==> flow/design.v <==
`timescale 1ns / 100ps
module Cordic(clk,rst,phase_step,xin,yin,xout,yout);
parameter IN_WIDTH	= 16; 
parameter EXTRA_BITS	= 6; 
localparam WI			= IN_WIDTH;
localparam WXY			= IN_WIDTH+EXTRA_BITS; 
localparam STG			= WXY; 
input clk;
input rst; 
input signed  [31:0]    phase_step; 
input signed  [WI-1:0]  xin,yin;
output signed [WXY-1:0] xout,yout;
wire signed [31:0] atan_table [0:31];
                 assign atan_table[00] = 32'b0010_0000_0000_0000_0000_0000_0000_0000;
						assign atan_table[01] = 32'b0001_0010_1110_0100_0000_0101_0001_1110;
						assign atan_table[02] = 32'b0000_1001_1111_1011_0011_1000_0101_1011;
						assign atan_table[03] = 32'b0000_0101_0001_0001_0001_0001_1101_0100;
						assign atan_table[04] = 32'b0000_0010_1000_1011_0000_1101_0100_0011;
						assign atan_table[05] = 32'b0000_0001_0100_0101_1101_0111_1110_0001;
						assign atan_table[06] = 32'b0000_0000_1010_0010_1111_0110_0001_1110;
						assign atan_table[07] = 32'b0000_0000_0101_0001_0111_1100_0101_0101;
						assign atan_table[08] = 32'b0000_0000_0010_1000_1011_1110_0101_0011;
						assign atan_table[09] = 32'b0000_0000_0001_0100_0101_1111_0010_1111;
						assign atan_table[10] = 32'b0000_0000_0000_1010_0010_1111_1001_1000;
						assign atan_table[11] = 32'b0000_0000_0000_0101_0001_0111_1100_1100;
						assign atan_table[12] = 32'b0000_0000_0000_0010_1000_1011_1110_0110;
						assign atan_table[13] = 32'b0000_0000_0000_0001_0100_0101_1111_0011;
						assign atan_table[14] = 32'b0000_0000_0000_0000_1010_0010_1111_1010;
						assign atan_table[15] = 32'b0000_0000_0000_0000_0101_0001_0111_1101;
						assign atan_table[16] = 32'b0000_0000_0000_0000_0010_1000_1011_1110;
						assign atan_table[17] = 32'b0000_0000_0000_0000_0001_0100_0101_1111;
						assign atan_table[18] = 32'b0000_0000_0000_0000_0000_1010_0011_0000;
						assign atan_table[19] = 32'b0000_0000_0000_0000_0000_0101_0001_1000;
						assign atan_table[20] = 32'b0000_0000_0000_0000_0000_0010_1000_1100;
						assign atan_table[21] = 32'b0000_0000_0000_0000_0000_0001_0100_0110;
						assign atan_table[22] = 32'b0000_0000_0000_0000_0000_0000_1010_0011;
						assign atan_table[23] = 32'b0000_0000_0000_0000_0000_0000_0101_0001;
						assign atan_table[24] = 32'b0000_0000_0000_0000_0000_0000_0010_1001;
						assign atan_table[25] = 32'b0000_0000_0000_0000_0000_0000_0001_0100;
						assign atan_table[26] = 32'b0000_0000_0000_0000_0000_0000_0000_1010;
						assign atan_table[27] = 32'b0000_0000_0000_0000_0000_0000_0000_0101;
						assign atan_table[28] = 32'b0000_0000_0000_0000_0000_0000_0000_0011;
						assign atan_table[29] = 32'b0000_0000_0000_0000_0000_0000_0000_0010;
						assign atan_table[30] = 32'b0000_0000_0000_0000_0000_0000_0000_0001;
						assign atan_table[31] = 32'b0000_0000_0000_0000_0000_0000_0000_0000;
reg signed [WXY-1:0] X [0:STG-1];
reg signed [WXY-1:0] Y [0:STG-1];
reg signed [31:0]    Z [0:STG-1]; 
reg [31:0] phase_acc;
wire [1:0]  quadrant = phase_acc [31:30]; 
wire signed [WI-1:0] nxin,nyin;
assign nxin = -xin;
assign nyin = -yin;
always @(posedge clk)
	begin
		case(quadrant)
			2'b00,2'b11: 
				begin  
					X[0] <= {xin[WI-1],xin}<<{EXTRA_BITS-1};
					Y[0] <= {yin[WI-1],yin}<<{EXTRA_BITS-1};
					Z[0] <= phase_acc ;
				end
			2'b01:
				begin
					X[0] <= {nyin[WI-1],nyin}<<{EXTRA_BITS-1};
					Y[0] <= {xin[WI-1],xin}<<{EXTRA_BITS-1};
					Z[0] <= {2'b00,phase_acc[29:0]}; 
				end
			2'b10:
				begin
					X[0] <= {yin[WI-1],yin}<<{EXTRA_BITS-1};
					Y[0] <= {nxin[WI-1],nxin}<<{EXTRA_BITS-1};
					Z[0] <= {2'b11,phase_acc[29:0]};
				end
			default:;
		endcase
		if(rst) phase_acc<=32'd0; else phase_acc<=phase_acc+phase_step;
	end
genvar i;
generate
	for(i=0;i<(STG-1);i=i+1)
	begin:ITERATION
	wire z_sign;
	wire signed [WXY-1:0] x_shr,y_shr;
	assign x_shr=X[i]>>>i;
	assign y_shr=Y[i]>>>i;
	assign z_sign=Z[i][31];
	always @ (posedge clk)
			begin
				X[i+1] <= z_sign?(X[i]+y_shr):(X[i]-y_shr);
				Y[i+1] <= z_sign?(Y[i]-x_shr):(Y[i]+x_shr);
				Z[i+1] <= z_sign?(Z[i]+atan_table[i]):(Z[i]-atan_table[i]);
				end
	end
endgenerate
assign xout	=	X[STG-1];
assign yout	=	Y[STG-1];
endmodule
Step by step through the tools: Cordic
Tool output for the design above, in the order of the flow.
Line numbers count from 1 in the design file above.
Operators carry their Yosys type and port widths (W data, S select, Z words).
Cell names lack the library's common part.
Not given: n/a
- design top: Cordic
- clock port: clk
- library: sky130hd
- library corner: tt_025C_1v80

Word-level counts
Yosys after proc, flatten, opt, wreduce and memory -nomap, before mapping. Enables and synchronous resets that opt folds into registers are not counted as muxes. Print and check cells are not counted. Equal cells are merged and count once.
- flip-flop bits (word level): 1672
- noted input bits: 66
- noted output and inout port bits: 44
- elaborated cells: 262
- noted add/subtract/negate cells: 126
- noted equal/unequal tests: 3
- mux-type cells at 65
- reductions and logical operators at 2
- operators by type and width (operator ; count):
    $mux W22 ; 42
    $mux W32 ; 20
    $pmux W22 S3 ; 2
    $pmux W32 S3 ; 1
    $add A22 B10 Y22 ; 2
    $sub A22 B10 Y22 ; 2
    $add A22 B11 Y22 ; 2
    $sub A22 B11 Y22 ; 2
    $add A22 B12 Y22 ; 2
    $sub A22 B12 Y22 ; 2
    $add A22 B13 Y22 ; 2
    $sub A22 B13 Y22 ; 2
    $add A22 B14 Y22 ; 2
    $sub A22 B14 Y22 ; 2
    $add A22 B15 Y22 ; 2
    $sub A22 B15 Y22 ; 2
    $add A22 B16 Y22 ; 2
    $sub A22 B16 Y22 ; 2
    $add A22 B17 Y22 ; 2
    $sub A22 B17 Y22 ; 2
    $add A22 B18 Y22 ; 2
    $sub A22 B18 Y22 ; 2
    $add A22 B19 Y22 ; 2
    $sub A22 B19 Y22 ; 2
    $add A22 B2 Y22 ; 2
    $sub A22 B2 Y22 ; 2
    $add A22 B20 Y22 ; 2
    $sub A22 B20 Y22 ; 2
Other operator kinds: 64; their cells: 83.

Logic depth
Depth = most cells in a row (Yosys ltp): at word level without a register or memory, in the mapped netlist without a sequential cell, where the memories' decode and read muxes count.
- word-level depth: 3
- ABC_AREA at 0
- mapped depth: 20
- gate-level depth less buffers at 19

Netlist
The flow's flattened synthesis, as Yosys stat reports it; memories are mapped. The netlist is that of the ABC_AREA named above (0 if unset); the other value can give another one.
- cell types (type ; count ; total area (um^2)):
    dfxtp_1 ; 1598 ; 3.2E+04
    ha_1 ; 1596 ; 2E+04
    xnor2_1 ; 1120 ; 9.81E+03
    a21oi_1 ; 1338 ; 6.7E+03
    a21o_1 ; 623 ; 4.68E+03
    xor2_1 ; 516 ; 4.52E+03
    nor2_1 ; 930 ; 3.49E+03
    o21ai_0 ; 596 ; 2.98E+03
    inv_1 ; 645 ; 2.42E+03
    nand2_1 ; 588 ; 2.21E+03
    o21a_1 ; 214 ; 1.61E+03
    nor3_1 ; 303 ; 1.52E+03
    o21bai_1 ; 194 ; 1.46E+03
    nand2b_1 ; 199 ; 1.24E+03
    fa_1 ; 59 ; 1.18E+03
    nor2b_1 ; 189 ; 1.18E+03
    nand3_1 ; 208 ; 1.04E+03
    a211oi_1 ; 97 ; 728.198
Not listed: further types 78, cells in them 1565.
- standard cells after synthesis at 12578
- cell area after synthesis at 110134.4 um^2
- noted sequential area: 31990.7 um^2
- flip-flop cells at 1598
- buffers at 177

Timing after synthesis
Path of least setup slack by OpenSTA after synthesis, without wires, with an ideal clock, recovery checks aside; 20% of the period is set as input and as output delay. Where synthesis merged equal registers, the netlist keeps one of their names.
- kind: flip-flop to flip-flop
- start point: register Z[17][31]
- end point: register X[18][20]
- period: 5000 ps
- setup time at 72 ps
- noted time at the first pin: 0 ps
- data arrival time: 4121 ps
- noted required time: 4928 ps
- noted setup slack: 807 ps
- path delay at 4193 ps
- stages on the path: 17
- path buffers: 2
- synthesis period reached: 4193 ps
"path delay" = arrival - input delay + setup time.
"stages on the path": output pins that drive a net of the path, with the launching flip-flop's if there is one; two outputs of one cell count as two.
"synthesis period reached" is the clock period less the worst setup slack; recovery checks do not enter. This is arithmetic on one report: input and output delays are still those of the set period (20% each).
Between the ends stands the longest chain of elaborated cells between them, by number of cells; it is not shown to be the way that was timed. Of several equally long chains one is given.
A line is the first line of the expression or statement that the cell stems from. Yosys adds cells for indexed reads and writes and turns some case tables into memories.
- path through: dfxtp_1 -> clkbuf_1 -> inv_1 -> clkbuf_1 -> nor2_1 -> a21oi_1 -> ha_1 -> a21o_1 -> a21o_1 -> a21o_1 -> o311ai_2 -> a21oi_1 -> o31a_1 -> a311o_1 -> a31o_1 -> a21oi_1 -> xnor2_1
- noted length of the longest elaborated chain: 1
- elaborated cells on any way between the ends at 1
- source lines of those cells at 1
- classes of those cells: mux (1)
- RTL lines, path post-synthesis (item ; line ; source):
    from (decl) ; 48 ; reg signed [31:0]    Z [0:STG-1];
    from (assign) ; 92 ; Z[i+1] <= z_sign?(Z[i]+atan_table[i]):(Z[i]-atan_table[i]);
    $mux W22 ; 90 ; X[i+1] <= z_sign?(X[i]+y_shr):(X[i]-y_shr);
    to (assign) ; 90 ;
    to (decl) ; 46 ; reg signed [WXY-1:0] X [0:STG-1];

Worst path after layout
From the final timing report of flow run D: the path of least setup slack in the routed layout; clock arrival at registers is part of the times.
The report prints the path's times to 10 ps; the period is as set.
- kind: flip-flop to flip-flop
- start point: register X[3][3]
- end point: register Y[4][20]
- period: 4280 ps
- setup time at 110 ps
- noted time at the first pin: 790 ps
- data arrival time: 4260 ps
- noted required time: 4980 ps
- noted setup slack: 710 ps
- stages on the path: 18
- path buffers: 0
Between the ends stands the longest chain of elaborated cells between them, by number of cells; it is not shown to be the way that was timed. Of several equally long chains one is given.
- path through: dfxtp_4 -> inv_4 -> ha_4 -> nand2b_4 -> or4_4 -> nor3b_4 -> a21oi_2 -> xnor2_1 -> ha_1 -> a21o_1 -> a21o_1 -> nor3_1 -> o211ai_1 -> a31oi_1 -> nor2b_1 -> o21a_1 -> o41a_1 -> xor2_1
- noted length of the longest elaborated chain: 2
- elaborated cells on any way between the ends at 3
- source lines of those cells at 1
- classes of those cells: add/sub (2); mux (1)
- RTL lines, path post-layout (item ; line ; source):
    from (decl) ; 46 ; reg signed [WXY-1:0] X [0:STG-1];
    from (assign) ; 90 ; X[i+1] <= z_sign?(X[i]+y_shr):(X[i]-y_shr);
    $add A22 B19 Y22 ; 91 ; Y[i+1] <= z_sign?(Y[i]-x_shr):(Y[i]+x_shr);
    $mux W22 ; 91 ;
    to (assign) ; 91 ;
    to (decl) ; 47 ; reg signed [WXY-1:0] Y [0:STG-1];

--- measured runs ---
Measured data: module Cordic, platform sky130hd, 4 stored runs of the flow under differing settings, order arbitrary. Input and output delays are each 20% of the period that was set; the output load is 0.01 pF.
"critical path time" means the part of the period allowed to the worst setup path (the constraints hold back 20% at inputs and 20% at outputs) less its slack; where the path has registers, the arrival times of their clocks count too.
"critical path time" is given in steps of 10 ps.

Flow run A

==> flow/run.sh <==
#!/bin/bash
# the make line also repeats the synthesis and layout settings of config.mk as NAME=value (left out here)
make -C /OpenROAD-flow-scripts/flow DESIGN_CONFIG=/design/flow/config.mk WORK_HOME=/design/flow/orfs CLKGATE_MAP_FILE= finish
==> flow/config.mk <==
export PLATFORM = sky130hd
export DESIGN_NAME = Cordic
export DESIGN_NICKNAME = Cordic
export VERILOG_FILES = /design/flow/design.v
export SDC_FILE = /design/flow/constraint.sdc
export NUM_CORES = 4
export LEC_CHECK = 0
export CAP_MARGIN = 5
export CELL_PAD_IN_SITES_DETAIL_PLACEMENT = 2
export CORE_MARGIN = 2
export CORE_UTILIZATION = 40
export CTS_CLUSTER_DIAMETER = 51
export CTS_CLUSTER_SIZE = 18
export HOLD_SLACK_MARGIN = 0.28
export MIN_ROUTING_LAYER = met1
export SETUP_SLACK_MARGIN = -0.23
export SLEW_MARGIN = 15
export TNS_END_PERCENT = 55
==> flow/constraint.sdc <==
create_clock -name core_clock -period 7.64 [get_ports {clk}]
set_input_delay 1.5280 -clock core_clock [delete_from_list [all_inputs] [get_ports {clk}]]
set_output_delay 1.5280 -clock core_clock [all_outputs]
set_load 0.01 [all_outputs]

Flow run A: did not finish, routing stopped with ODB-0269.

Flow run B

==> flow/run.sh <==
#!/bin/bash
# the make line also repeats the synthesis and layout settings of config.mk as NAME=value (left out here)
make -C /OpenROAD-flow-scripts/flow DESIGN_CONFIG=/design/flow/config.mk WORK_HOME=/design/flow/orfs CLKGATE_MAP_FILE= finish
==> flow/config.mk <==
export PLATFORM = sky130hd
export DESIGN_NAME = Cordic
export DESIGN_NICKNAME = Cordic
export VERILOG_FILES = /design/flow/design.v
export SDC_FILE = /design/flow/constraint.sdc
export NUM_CORES = 4
export LEC_CHECK = 0
export CAP_MARGIN = 5
export CELL_PAD_IN_SITES_DETAIL_PLACEMENT = 2
export CORE_MARGIN = 2
export CORE_UTILIZATION = 40
export CTS_CLUSTER_DIAMETER = 51
export HOLD_SLACK_MARGIN = 0.28
export MIN_ROUTING_LAYER = met2
export SETUP_SLACK_MARGIN = -0.23
export SLEW_MARGIN = 15
==> flow/constraint.sdc <==
create_clock -name core_clock -period 7.64 [get_ports {clk}]
set_input_delay 1.5280 -clock core_clock [delete_from_list [all_inputs] [get_ports {clk}]]
set_output_delay 1.5280 -clock core_clock [all_outputs]
set_load 0.01 [all_outputs]

Flow run B: did not finish, routing stopped with GRT-0116.

Flow run C

==> flow/run.sh <==
#!/bin/bash
# the make line also repeats the synthesis and layout settings of config.mk as NAME=value (left out here)
make -C /OpenROAD-flow-scripts/flow DESIGN_CONFIG=/design/flow/config.mk WORK_HOME=/design/flow/orfs CLKGATE_MAP_FILE= finish
==> flow/config.mk <==
export PLATFORM = sky130hd
export DESIGN_NAME = Cordic
export DESIGN_NICKNAME = Cordic
export VERILOG_FILES = /design/flow/design.v
export SDC_FILE = /design/flow/constraint.sdc
export NUM_CORES = 4
export LEC_CHECK = 0
export CAP_MARGIN = 40
export CELL_PAD_IN_SITES_DETAIL_PLACEMENT = 2
export CORE_MARGIN = 7
export CORE_UTILIZATION = 58
export MIN_ROUTING_LAYER = met2
export PLACE_DENSITY = 0.52
export SETUP_SLACK_MARGIN = 0.46
export SLEW_MARGIN = 15
export TNS_END_PERCENT = 80
==> flow/constraint.sdc <==
create_clock -name core_clock -period 6.59 [get_ports {clk}]
set_input_delay 1.3180 -clock core_clock [delete_from_list [all_inputs] [get_ports {clk}]]
set_output_delay 1.3180 -clock core_clock [all_outputs]
set_load 0.01 [all_outputs]

Flow run C: did not finish, placement stopped with DPL-0033.

Flow run D

==> flow/run.sh <==
#!/bin/bash
# the make line also repeats the synthesis and layout settings of config.mk as NAME=value (left out here)
make -C /OpenROAD-flow-scripts/flow DESIGN_CONFIG=/design/flow/config.mk WORK_HOME=/design/flow/orfs CLKGATE_MAP_FILE= finish
==> flow/config.mk <==
export PLATFORM = sky130hd
export DESIGN_NAME = Cordic
export DESIGN_NICKNAME = Cordic
export VERILOG_FILES = /design/flow/design.v
export SDC_FILE = /design/flow/constraint.sdc
export NUM_CORES = 4
export LEC_CHECK = 0
export CAP_MARGIN = 20
export CORE_MARGIN = 2
export CORE_UTILIZATION = 40
export SETUP_SLACK_MARGIN = 1.06
export SLEW_MARGIN = 20
==> flow/constraint.sdc <==
create_clock -name core_clock -period 4.28 [get_ports {clk}]
set_input_delay 0.8560 -clock core_clock [delete_from_list [all_inputs] [get_ports {clk}]]
set_output_delay 0.8560 -clock core_clock [all_outputs]
set_load 0.01 [all_outputs]

Measured in flow run D:
- chip area after synthesis (Yosys) at 110,134.4 um^2
- noted the total negative setup slack: 0 ps
- noted the worst setup slack after layout: 714 ps
- noted the critical path time: 3,570 ps
- type of the worst setup path: flip-flop to flip-flop
- noted the standard-cell area of the final layout: 138,759.0 um^2
- die outline area: 279,550.0 um^2
- post-route utilization: 50.7%
--- end ---
